==> flow/design.v <==
`default_nettype none
module as2650(
	input reset,
	output [12:0] adr,
	input [7:0] dbus_in,
	output [7:0] dbus_out,
	output oeb,
	output rw,
	output opreq,
	output wrp,
	output m_io,
	output d_c,
	input sense,
	output flag,
	input clk
);
	reg [7:0] r0;
	reg [7:0] r123[2:0];
	reg [7:0] r123_2[2:0];
	reg [14:0] pc;
	reg [7:0] psu;
	reg [7:0] psl;
	reg [7:0] ins_reg;
	reg [14:0] stack[7:0];
	reg [7:0] cycle;
	reg halted;
	reg [7:0] holding_reg;
	reg [7:0] addr_buff;
	reg [1:0] idx_ctrl;
	assign flag = psu[6];
	reg r_opreq;
	assign opreq = r_opreq;
	reg r_rw;
	assign rw = r_rw;
	reg [12:0] r_addr;
	assign adr = r_addr;
	reg r_m_io;
	assign m_io = r_m_io;
	reg r_d_c;
	assign d_c = r_d_c;
	reg r_wrp;
	assign wrp = r_wrp;
	reg [7:0] b_buf;
	assign oeb = r_rw ? 0 : 1;
	assign dbus_out = b_buf;
	wire [7:0] instr_reg = ins_reg[1:0] == 0 ? r0 : (psl[4] ? r123_2[ins_reg[1:0] - 1] : r123[ins_reg[1:0] - 1]);
	wire [7:0] instr_reg_p1 = instr_reg + 1;
	wire [7:0] instr_reg_m1 = instr_reg - 1;
	wire [14:0] branch_addr = pc + (dbus_in[6:0] >= 64 ? -(64 - (dbus_in[6:0] - 64)) : dbus_in[6:0]);
	wire carry = psl[0];
	wire overflow = psl[2];
	wire [7:0] rrr = psl[3] ? {carry, instr_reg[7:1]} : {instr_reg[0], instr_reg[7:1]};
	wire [7:0] rrl = psl[3] ? {instr_reg[6:0], carry} : {instr_reg[6:0], instr_reg[7]};
	wire [7:0] input1 = ins_reg[3:2] == 0 ? holding_reg : instr_reg;
	wire [7:0] input2 = ins_reg[3:2] == 0 ? instr_reg : holding_reg;
	wire [7:0] alu_next = alu_step(input1, input2);
	wire [16:0] mul_res = r0 * (psl[4] ? r123_2[0] : r123[0]);
	always @(posedge clk) begin
		if(reset) begin
			pc <= 0;
			r0 <= 0;
			r123[0] <= 0;
			r123[1] <= 0;
			r123[2] <= 0;
			r123_2[0] <= 0;
			r123_2[1] <= 0;
			r123_2[2] <= 0;
			psu <= 0;
			psl <= 0;
			cycle <= 0;
			r_opreq <= 0;
			r_rw <= 0;
			r_addr <= 0;
			r_m_io <= 1;
			r_d_c <= 0;
			r_wrp <= 0;
			halted <= 0;
			idx_ctrl <= 0;
			b_buf <= 0;
		end else if(!halted) begin
			psu[7] <= sense;
			cycle <= cycle + 1;
			if(cycle == 0) begin  
				idx_ctrl <= 0;
				r_m_io <= 1;
				r_opreq <= 1;
				r_rw <= 0;
				r_addr <= pc[12:0];
				pc <= pc + 1;
			end else if(cycle == 1) begin  
				ins_reg <= dbus_in;
				r_opreq <= 0;
			end else begin
				if(ins_reg[4]) begin
					if(ins_reg[3]) begin
						if(ins_reg == 'h9B || ins_reg == 'hBB) begin
							if(cycle == 2) begin  
								pc <= pc + 1;
								r_addr <= pc[12:0];
								r_opreq <= 1;
								r_rw <= 0;
							end else if(cycle == 3) begin  
								if(dbus_in[7]) begin  
									r_addr <= branch_addr[12:0];
									r_opreq <= 1;
									r_rw <= 0;
									cycle <= 8;
									ins_reg <= ins_reg == 'h9B ? 'h1B : 'h3B;
								end else begin  
									pc <= {1'b0, 1'b0, branch_addr[12:0]};
									r_opreq <= 0;
									cycle <= 0;
								end
							end
						end else if(ins_reg == 'h9F || ins_reg == 'hBF) begin
							if(cycle == 2) begin
								pc <= pc + 1;
								r_addr <= pc;
								r_opreq <= 1;
								r_rw <= 0;
							end else if(cycle == 3) begin
								addr_buff <= dbus_in;
								pc <= pc + 1;
								r_addr <= pc;
							end else if(cycle == 4) begin
								if(ins_reg == 'hBF) begin
									stack[psu[2:0]] <= pc;
									psu[2:0] <= psu[2:0] + 1;
								end
								if(addr_buff[7]) begin  
									r_addr <= {addr_buff[4:0], dbus_in};
								end else begin  
									r_opreq <= 0;
									pc <= {addr_buff[4:0], dbus_in} + (psl[4] ? r123_2[2] : r123[2]);
									cycle <= 0;
								end
							end else if(cycle == 5) begin
								addr_buff <= dbus_in;
								r_addr <= r_addr + 1;
							end else if(cycle == 6) begin
								pc <= {addr_buff[6:0], dbus_in};
								r_opreq <= 0;
								cycle <= 0;
							end
						end else begin
							if(cycle == 2) begin
								if(ins_reg[7:4] == 'h5 || ins_reg[7:4] == 'h7 || ins_reg[7:4] == 'hD || ins_reg[7:4] == 'hF) begin
									write_reg(ins_reg[7:4] == 'hD ? instr_reg_p1 : (ins_reg[7:4] == 'hF ? instr_reg_m1 : instr_reg), ins_reg[1:0]);
									if((ins_reg[7:4] == 'hD ? instr_reg_p1 : (ins_reg[7:4] == 'hF ? instr_reg_m1 : instr_reg)) == 0) begin  
										pc <= pc + (ins_reg[2] ? 2 : 1);
										cycle <= 0;
									end else begin
										pc <= pc + 1;
										r_addr <= pc;
										r_opreq <= 1;
										r_rw <= 0;
									end
								end else begin
									if(
										((ins_reg[7:4] == 'h1 || ins_reg[7:4] == 'h3)
										&&
										(ins_reg[1:0] != 'b11 && ins_reg[1:0] != psl[7:6]))
										||
										((ins_reg[7:4] == 'h9 || ins_reg[7:4] == 'hB)
										&&
										(ins_reg[1:0] == psl[7:6]))
										) begin  
										pc <= pc + (ins_reg[2] ? 2 : 1);
										cycle <= 0;
									end else begin
										pc <= pc + 1;
										r_addr <= pc;
										r_opreq <= 1;
										r_rw <= 0;
									end
								end
							end else if(cycle == 3) begin
								if(!ins_reg[2]) begin  
									if(dbus_in[7]) begin  
										r_addr <= branch_addr[12:0];
										cycle <= 8;
									end else begin  
										push_stack();
										pc <= branch_addr[12:0];
										r_opreq <= 0;
										cycle <= 0;
									end
								end else begin  
									addr_buff <= dbus_in;
									pc <= pc + 1;
									r_addr <= pc;
								end
							end else if(cycle == 4) begin  
								if(addr_buff[7]) begin  
									r_addr <= {addr_buff[4:0], dbus_in};
									cycle <= 8;
								end else begin  
									push_stack();
									pc <= {addr_buff[6:0], dbus_in};
									r_opreq <= 0;
									cycle <= 0;
								end
							end else if(cycle == 8) begin  
								addr_buff <= dbus_in;
								r_addr <= r_addr + 1;
							end else if(cycle == 9) begin  
								push_stack();
								pc <= {dbus_in[4:0], addr_buff};
								r_opreq <= 0;
								cycle <= 0;
							end
						end
					end else begin
						if((ins_reg[7:4] == 'h1 || ins_reg[7:4] == 'h3) && ins_reg[2]) begin
							if(cycle == 2) begin
								if(ins_reg[1:0] == 'b11 || ins_reg[1:0] == psl[7:6]) begin  
									pc <= stack[psu[2:0] - 3'd1];
									psu[2:0] <= psu[2:0] - 1;
									if(ins_reg[7:4] == 'h3) begin  
										psu[5] <= 0;
									end
									cycle <= 0;
								end else begin  
									cycle <= 0;
								end
							end
						end else if((ins_reg[7:4] == 'h3 || ins_reg[7:4] == 'h7) && !ins_reg[2]) begin
							if(cycle == 2) begin
								r_opreq <= 1;
								r_rw <= 0;
								r_m_io <= 0;
								r_d_c <= ins_reg[7:4] == 'h7 ? 1 : 0;
							end else if(cycle == 3) begin
								set_cc_for(dbus_in);
								write_reg(dbus_in, ins_reg[1:0]);
								r_opreq <= 0;
								r_m_io <= 1;
								cycle <= 0;
							end
						end else if((ins_reg[7:4] == 'hB || ins_reg[7:4] == 'hF) && !ins_reg[2]) begin
							if(cycle == 2) begin
								r_opreq <= 1;
								r_rw <= 1;
								b_buf <= instr_reg;
								r_m_io <= 0;
								r_d_c <= ins_reg[7:4] == 'hF ? 1 : 0;
							end else if(cycle == 3) begin
								r_wrp <= 1;
							end else if(cycle == 4) begin
								r_wrp <= 0;
								r_opreq <= 0;
								r_rw <= 0;
								r_m_io <= 1;
								cycle <= 0;
							end
						end else if(ins_reg[7:4] == 'h5 && !ins_reg[2]) begin
							if(cycle == 2) begin
								if(psl[3]) begin
									psl[0] <= instr_reg[0];
									psl[5] <= instr_reg[6];
								end
								set_cc_for(rrr);
								write_reg(rrr, ins_reg[1:0]);
								cycle <= 0;
							end
						end else if(ins_reg[7:4] == 'hD && !ins_reg[2]) begin
							if(cycle == 2) begin
								if(psl[3]) begin
									psl[0] <= instr_reg[7];
									psl[5] <= instr_reg[4];
								end
								set_cc_for(rrl);
								write_reg(rrl, ins_reg[1:0]);
								cycle <= 0;
							end
						end else if(ins_reg[7:4] >= 'h94 && ins_reg[7:4] <= 'h97) begin  
							if(cycle == 2) begin
								write_reg(instr_reg + (psl[0] ? 0 : 'hA0) + (psl[5] ? 0 : 'h0A), ins_reg[1:0]);
								cycle <= 0;
							end
						end else begin
							if(cycle == 2) begin
								if(ins_reg == 'h90) begin  
									if(psl[4]) begin
										r123_2[1] <= mul_res[7:0];
										r123_2[2] <= mul_res[15:8];
									end else begin
										r123[1] <= mul_res[7:0];
										r123[2] <= mul_res[15:8];
									end
									cycle <= 0;
								end else if(ins_reg == 'h91) begin  
									if(psl[4]) begin
										r0 <= r123_2[0];
										r123_2[0] <= r0;
									end else begin
										r0 <= r123[0];
										r123[0] <= r0;
									end
									cycle <= 0;
								end else if(ins_reg == 'h10) begin  
									r0 <= stack[psu[2:0] - 3'd1][7:0];
									if(psl[4]) begin
										r123_2[0] <= stack[psu[2:0] - 3'd1][14:8];
									end else begin
										r123[0] <= stack[psu[2:0] - 3'd1][14:8];
									end
									psu[2:0] <= psu[2:0] - 1;
									cycle <= 0;
								end else if(ins_reg == 'h11) begin  
									stack[psu[2:0] - 3'd1][7:0] <= r0;
									if(psl[4]) begin
										stack[psu[2:0]][14:8] <= r123_2[0];
									end else begin
										stack[psu[2:0]][14:8] <= r123[0];
									end
									psu[2:0] <= psu[2:0] + 1;
									cycle <= 0;
								end else if(ins_reg == 'h12) begin
									r0 <= psu;
									set_cc_for(r0);
									cycle <= 0;
								end else if(ins_reg == 'h13) begin
									r0 <= psl;
									set_cc_for(r0);
									cycle <= 0;
								end else if(ins_reg == 'h92) begin
									psu <= r0;
								end else if(ins_reg == 'h93) begin
									psl <= r0;
								end else begin
									r_rw <= 0;
									r_opreq <= 1;
									pc <= pc + 1;
									r_addr <= pc;
								end
							end else if(cycle == 3) begin
								if(ins_reg == 'h74) begin
									psu <= psu & ~dbus_in;
								end else if(ins_reg == 'h75) begin
									psl <= psl & ~dbus_in;
								end else if(ins_reg == 'h76) begin
									psu <= psu | dbus_in;
								end else if(ins_reg == 'h77) begin
									psl <= psl | dbus_in;
								end else if(ins_reg == 'hB4 || ins_reg == 'hB6) begin
									psl[7:6] <= (psu & dbus_in) == dbus_in ? 0 : 2;
								end else if(ins_reg == 'hB5 || ins_reg == 'hB7) begin
									psl[7:6] <= (psl & dbus_in) == dbus_in ? 0 : 2;
								end else if(ins_reg >= 'hF4 && ins_reg <= 'hF7) begin  
									psl[7:6] <= (instr_reg & dbus_in) == dbus_in ? 0 : 2;
								end
								r_opreq <= 0;
								cycle <= 0;
							end
						end
					end
				end else begin
					if(cycle == 2) begin
						if(ins_reg == 'h40) begin  
							halted <= 1;
							cycle <= 0;
						end else if(ins_reg == 'hC0) begin  
							cycle <= 0;
						end else begin
							if(ins_reg[3:2] == 0) begin  
								if(ins_reg[7:4] == 0) begin  
									r0 <= instr_reg;
									set_cc_for(instr_reg);
									cycle <= 0;
								end else if(ins_reg[7:4] == 'hC && ins_reg[3:2] == 0) begin  
									write_reg(r0, ins_reg[1:0]);
									set_cc_for(r0);
									cycle <= 0;
								end else begin  
									holding_reg <= r0;
									cycle <= 4;
								end
							end else begin
								r_opreq <= 1;
								r_rw <= 0;
								r_addr <= pc[12:0];
								pc <= pc + 1;
								if(ins_reg[3:2] == 1) begin
									cycle <= 3;
								end else if(ins_reg[3:2] == 2) begin
									cycle <= 'b10_000000;
								end else if(ins_reg[3:2] == 3) begin
									cycle <= 'b11_000000;
								end
							end
						end
					end else if(cycle == 3) begin
						r_opreq <= 0;
						holding_reg <= dbus_in;
					end else if(cycle == 4) begin
						if(ins_reg[7:5] == 7) begin
							if(psl[1]) begin
								psl[7:6] <= input1 > input2 ? 'b01 : (input1 < input2 ? 'b10 : 'b00);
							end else begin
								psl[7:6] <= input1[7] == input2[7] ? (input1 > input2 ? 'b01 : (input1 < input2 ? 'b10 : 'b00)) : (input1[7] ? 'b10 : 'b01);
							end
						end else begin
							set_cc_for(alu_next);
							write_reg(alu_next, idx_ctrl != 0 || ins_reg[3:2] == 0 ? 0 : ins_reg[1:0]);
							if(ins_reg[7:5] == 4 || ins_reg[7:5] == 5) begin
								psl[5] <= alu_next[4];
								psl[2] <= input1[7] == input2[7] && alu_next[7] != input1[7];
								psl[0] <= alu_next < input1;
							end
						end
						r_opreq <= 0;
						cycle <= 0;
					end
					else if(cycle == 8) begin
						if(ins_reg >= 'hC4 && ins_reg <= 'hC7) begin
							cycle <= 0;
						end else begin
							r_wrp <= 1;
						end
					end else if(cycle == 9) begin
						r_rw <= 0;
						r_wrp <= 0;
						r_opreq <= 0;
						cycle <= 0;
					end
					else if(cycle == 'b10_000000) begin
						cycle <= dbus_in[7] ? 'b01_000000 : (ins_reg[7:5] == 6 ? 8 : 3);  
						r_addr <= pc[12:0] + 1 + (dbus_in[6:0] >= 64 ? -(64 - (dbus_in[6:0] - 64)) : dbus_in[6:0]);  
						if(!dbus_in[7]) begin
							setup_read();
						end
					end
					else if(cycle == 'b11_000000) begin
						addr_buff <= dbus_in;  
						r_addr <= r_addr + 1;  
						pc <= pc + 1;
					end else if(cycle == 'b11_000001) begin
						cycle <= addr_buff[7] ? 'b01_000000 : (ins_reg[7:5] == 6 ? 8 : 3);  
						idx_ctrl <= addr_buff[6:5];
						if(!addr_buff[7]) begin
							if(addr_buff[6:5] == 0) begin
								r_addr <= {addr_buff[4:0], dbus_in};
							end else begin
								r_addr <= {addr_buff[4:0], dbus_in} + (addr_buff[6:5] == 1 ? instr_reg_p1 : (addr_buff[6:5] == 2 ? instr_reg_m1 : instr_reg));
								write_reg(addr_buff[6:5] == 1 ? instr_reg_p1 : (addr_buff[6:5] == 2 ? instr_reg_m1 : instr_reg), ins_reg[1:0]);
							end
							setup_read();
						end else begin
							r_addr <= {addr_buff[4:0], dbus_in};
						end
					end
					else if(cycle == 'b01_000000) begin
						addr_buff <= dbus_in;  
						r_addr <= r_addr + 1;  
					end else if(cycle == 'b01_000001) begin
						if(idx_ctrl == 0) begin
							r_addr <= {addr_buff[4:0], dbus_in};
						end else begin
							r_addr <= {addr_buff[4:0], dbus_in} + (idx_ctrl[1:0] == 1 ? instr_reg_p1 : (idx_ctrl[1:0] == 2 ? instr_reg_m1 : instr_reg));
							write_reg(idx_ctrl[1:0] == 1 ? instr_reg_p1 : (idx_ctrl[1:0] == 2 ? instr_reg_m1 : instr_reg), ins_reg[1:0]);
						end
						cycle <= ins_reg[7:5] == 6 ? 8 : 3;  
						setup_read();
					end
				end
			end
		end
	end
	task write_reg(input [7:0] data, input [1:0] r_addr);
		begin
			if(r_addr == 0) begin
				r0 <= data;
			end else begin
				if(psl[4]) begin
					r123_2[r_addr - 1] <= data;
				end else begin
					r123[r_addr - 1] <= data;
				end
			end
		end
	endtask
	task push_stack();
		begin
			if(ins_reg[7:4] == 'h3 || ins_reg[7:4] == 'h7 || ins_reg[7:4] == 'hB) begin
				stack[psu[2:0]] <= pc;
				psu[2:0] <= psu[2:0] + 1;
			end
		end
	endtask
	task set_cc_for(input [7:0] val);
		begin
			psl[7:6] <= val > 127 ? 'b10 : (val != 0 ? 'b01 : 'b00);
		end
	endtask
	task setup_read();
		begin
			if(ins_reg[7:4] == 'hC) begin
				r_rw <= 1;
				b_buf <= addr_buff[6:5] != 0 ? r0 : instr_reg;  
				cycle <= 8;
			end
		end
	endtask
	function [7:0] alu_step(input [7:0] input1, input [7:0] input2);
		begin
			if(ins_reg[7:5] == 1) begin
				alu_step = input1 ^ input2;
			end else if(ins_reg[7:5] == 2) begin
				alu_step = input1 & input2;
			end else if(ins_reg[7:5] == 3) begin
				alu_step = input1 | input2;
			end else if(ins_reg[7:5] == 4) begin
				alu_step = input1 + input2 + (psl[3] && psl[0]);
			end else if(ins_reg[7:5] == 5) begin
				alu_step = input1 + ~input2 + (!psl[3] || psl[0]);
			end else begin
				alu_step = input2;
			end
		end
	endfunction
endmodule
; From RTL to reports: as2650
; Tool output for the design above, in the order of the flow.
; Lines are those of the file above, counted from 1.
; Library cell names are shortened.
; Not given: -
[setup]
design = as2650
clk_port = clk
library = sky130hd
pvt_corner = tt_025C_1v80

; After elaboration
; Source: Yosys, flattened and elaborated, memories not mapped. Widths are those after wreduce. Registers that Yosys merges into a memory's read port (data or address) are not register bits. Print and check cells do not count.
; Yosys's memory passes give these memory sizes; they may raise the number of words (mostly to a power of two), join words into wider ones and drop unused or constant bits.
[op_classes]
addsub = 26
mux = 1688
n_eq = 330
n_mul = 1
logic = 45
reduce_and_logical = 101
compare = 16
[op_table]
columns = operator, n
row1 = two-way mux 8 bit, 585
row2 = two-way mux 15 bit, 158
row3 = two-way mux 1 bit, 709
row4 = two-way mux 13 bit, 54
row5 = two-way mux 2 bit, 115
row6 = two-way mux 3 bit, 57
row7 = inequality test 5 bit (second input constant), 31
row8 = inequality test 8 bit (second input constant), 19
row9 = inequality test 4 bit (second input constant), 35
row10 = equality test 8 bit (second input constant), 16
row11 = multiplier 8 x 8 -> 16 bit, 1
row12 = inequality test 6 bit (second input constant), 17
row13 = inequality test 2 bit (second input constant), 49
row14 = inequality test 7 bit (second input constant), 13
row15 = inequality test 3 bit (second input constant), 30
row16 = OR reduction 32 bit, 2
row17 = two-way mux 32 bit, 2
row18 = AND reduction 29 bit, 2
row19 = inequality test 3 x 2 -> 1 bit (second input constant), 19
row20 = equality test 8 x 7 -> 1 bit (second input constant), 7
row21 = nonzero test 8 bit, 7
row22 = AND reduction 27 bit, 2
row23 = greater-than comparator 8 x 7 -> 1 bit (second input constant), 6
row24 = AND 8 bit, 6
row25 = AND reduction 23 bit, 2
row26 = AND reduction 38 bit, 1
row27 = AND reduction 33 bit, 1
row28 = logical NOT 32 bit, 1
; Other operator kinds: 97; their cells: 260.
[bits]
ff_bits = 100
output_inout_bits = 28
input_bits = 11
ramBits = 184
memories = 3
[memory_table]
columns = memory, size, width, line
row1 = stack, 8, 15, 24  ; reg [14:0] stack[7:0];
row2 = r123, 4, 8, 18  ; reg [7:0] r123[2:0];
row3 = r123_2, 4, 8, 19  ; reg [7:0] r123_2[2:0];

; Logic depth
; Yosys ltp: most cells in a row. Word level: on the elaborated netlist, between registers, memories and ports. Mapped: between sequential cells and ports; inverters and the memories' decode and read muxes count.
[depth]
ltp_word = 25
abc_area = 0
depth_mapped = 26
ltp_nobuf = 22

; After synthesis
; The flow's flattened synthesis, as Yosys stat reports it; memories are mapped. The netlist is that of the ABC_AREA named above (0 if unset); the other value can give another one.
; The area totals of this step are shown rounded.
[synth_totals]
seq_area_um2 = 7800
buffers = 311
stdcells = 3609
ff_cells = 284
area_um2 = 29000
[types]
columns = cell, n
row1 = edfxtp_1, 208
row2 = dfxtp_1, 76
row3 = ha_1, 120
row4 = nand2_1, 390
row5 = a21oi_1, 267
row6 = nor2_1, 337
row7 = o21ai_0, 225
row8 = clkbuf_1, 267
row9 = mux2i_1, 97
row10 = mux2_2, 79
row11 = fa_1, 44
row12 = mux4_2, 37
row13 = xnor2_1, 88
row14 = inv_1, 171
row15 = o22ai_1, 83
row16 = nand3_1, 95
row17 = a211oi_1, 61
row18 = o211ai_1, 54
; Other cell types: 82; their cells: 910.

; Worst setup path after synthesis
; OpenSTA on the mapped netlist: ideal clock, no wires. The path of least setup slack (recovery checks aside). Input and output delay are each 20% of the period. Register names are those of the netlist, which keeps one name where synthesis merged equal registers.
[synth_timing]
path_kind = register to register
start = register ins_reg[0]
end = register (no name shown)
path_buffers = 7
t_arrival_ns = 6.163
path_slack_ns = 1.741
t_required_ns = 7.905
tclk_ns = 8.0
delay_ns = 6.258
t_first_pin_ns = 0.000
driving_pins = 24
synth_period_reached_ns = 6.259
; "delay_ns" is the arrival time less input delay plus setup time.
; "driving_pins": output pins that drive a net of the path, with the launching flip-flop's if there is one; two outputs of one cell count as two.
; "synth_period_reached_ns" is the clock period less the worst setup slack; recovery checks do not enter. This is arithmetic on one report: input and output delays are still those of the set period (20% each).
[synth_between]
path_cell_list = edfxtp_1 > buf_6 > clkbuf_1 > inv_1 > ha_1 > buf_2 > buf_4 > buf_1 > mux4_2 > a221oi_2 > clkbuf_1 > ha_1 > clkbuf_1 > or3_1 > o32a_1 > o21ai_0 > mux2i_1 > a2bb2oi_1 > inv_1 > ha_1 > nand4_1 > o21ai_0 > or4_1 > a221oi_1
[synth_lines]
columns = element, line
row1 = "start, declared", 23  ; reg [7:0] ins_reg;
row2 = "start, assigned", 91  ; ins_reg <= dbus_in;
row3 = "start, assigned", 108  ; ins_reg <= ins_reg == 'h9B ? 'h1B : 'h3B;
; Chain of elaborated cells between the ends: none given.

; Timing after layout
; Path of least setup slack in the final report of flow run 1 (OpenROAD, finished layout, wires in). Where an end is a register, its clock arrival counts in the times.
[layout_timing]
path_kind = register to register
start = register ins_reg[0]
end = register (no name shown)
t_required_ns = 5.58
driving_pins = 24
tclk_ns = 4.95
path_buffers = 2
t_arrival_ns = 5.77
path_slack_ns = -0.19
t_first_pin_ns = 0.71
[layout_between]
path_cell_list = edfxtp_1 > inv_2 > ha_4 > buf_12 > mux2i_4 > o22ai_4 > nor3_4 > inv_2 > fa_2 > buf_6 > fa_2 > a21o_1 > a21oi_4 > o21bai_1 > a21oi_2 > xnor2_1 > a22o_1 > a221oi_2 > inv_1 > ha_4 > a21oi_2 > o21ai_1 > or4_4 > a221oi_2
[layout_lines]
columns = element, line
row1 = "start, declared", 23  ; reg [7:0] ins_reg;
row2 = "start, assigned", 91  ; ins_reg <= dbus_in;
row3 = "start, assigned", 108  ; ins_reg <= ins_reg == 'h9B ? 'h1B : 'h3B;
; Chain of elaborated cells between the ends: none given.

; Settings and measured results of 3 stored flow runs for module as2650 (sky130hd), not sorted in any way. The constraints put input and output delay at 20% of the set period each and load the outputs with 0.01 pF.
; "achieved_period_ns" is the run's clock period less its worst setup slack. It is reckoned from that one timing run; input and output delays stay at 20% of the period that was set.
; The results are shown rounded.

[flow run 1: settings]
CAP_MARGIN = 15
CELL_PAD_IN_SITES_DETAIL_PLACEMENT = 0
CELL_PAD_IN_SITES_GLOBAL_PLACEMENT = 1
CORE_ASPECT_RATIO = 1.93
CORE_UTILIZATION = 24
CTS_CLUSTER_DIAMETER = 240
HOLD_SLACK_MARGIN = 0.17
SETUP_SLACK_MARGIN = -0.03
period_ns = 4.95
CORE_MARGIN = 2
SLEW_MARGIN = 20
[flow run 1: results]
synthesis_area_um2 = 29000
die_footprint_um2 = 120000
post_route_stdcell_area_um2 = 39000
finish.utilization_frac = 0.33
timing.setup.ws_ns = -0.19
fin_tns_ns = -1.3
hold_worst_slack_ns = 0.51
achieved_period_ns = 5.138

[flow run 2: settings]
CORE_UTILIZATION = 18
period_ns = 7.24
CAP_MARGIN = 20
CORE_MARGIN = 2
SLEW_MARGIN = 20
[flow run 2: results]
synthesis_area_um2 = 29000
die_footprint_um2 = 160000
post_route_stdcell_area_um2 = 33000
finish.utilization_frac = 0.21
timing.setup.ws_ns = 0.51
fin_tns_ns = 0.000
hold_worst_slack_ns = 0.50
achieved_period_ns = 6.730

[flow run 3: settings]
CELL_PAD_IN_SITES_GLOBAL_PLACEMENT = 3
CORE_MARGIN = 9
CORE_UTILIZATION = 44
CTS_CLUSTER_DIAMETER = 307
PLACE_DENSITY_LB_ADDON = 0.2
SETUP_SLACK_MARGIN = 2.51
SLEW_MARGIN = 0
TNS_END_PERCENT = 65
period_ns = 9.07
CAP_MARGIN = 20
[flow run 3: results]
synthesis_area_um2 = 29000
die_footprint_um2 = 76000
post_route_stdcell_area_um2 = 32000
finish.utilization_frac = 0.5
timing.setup.ws_ns = 2.7
fin_tns_ns = 0.000
hold_worst_slack_ns = 0.50
achieved_period_ns = 6.372
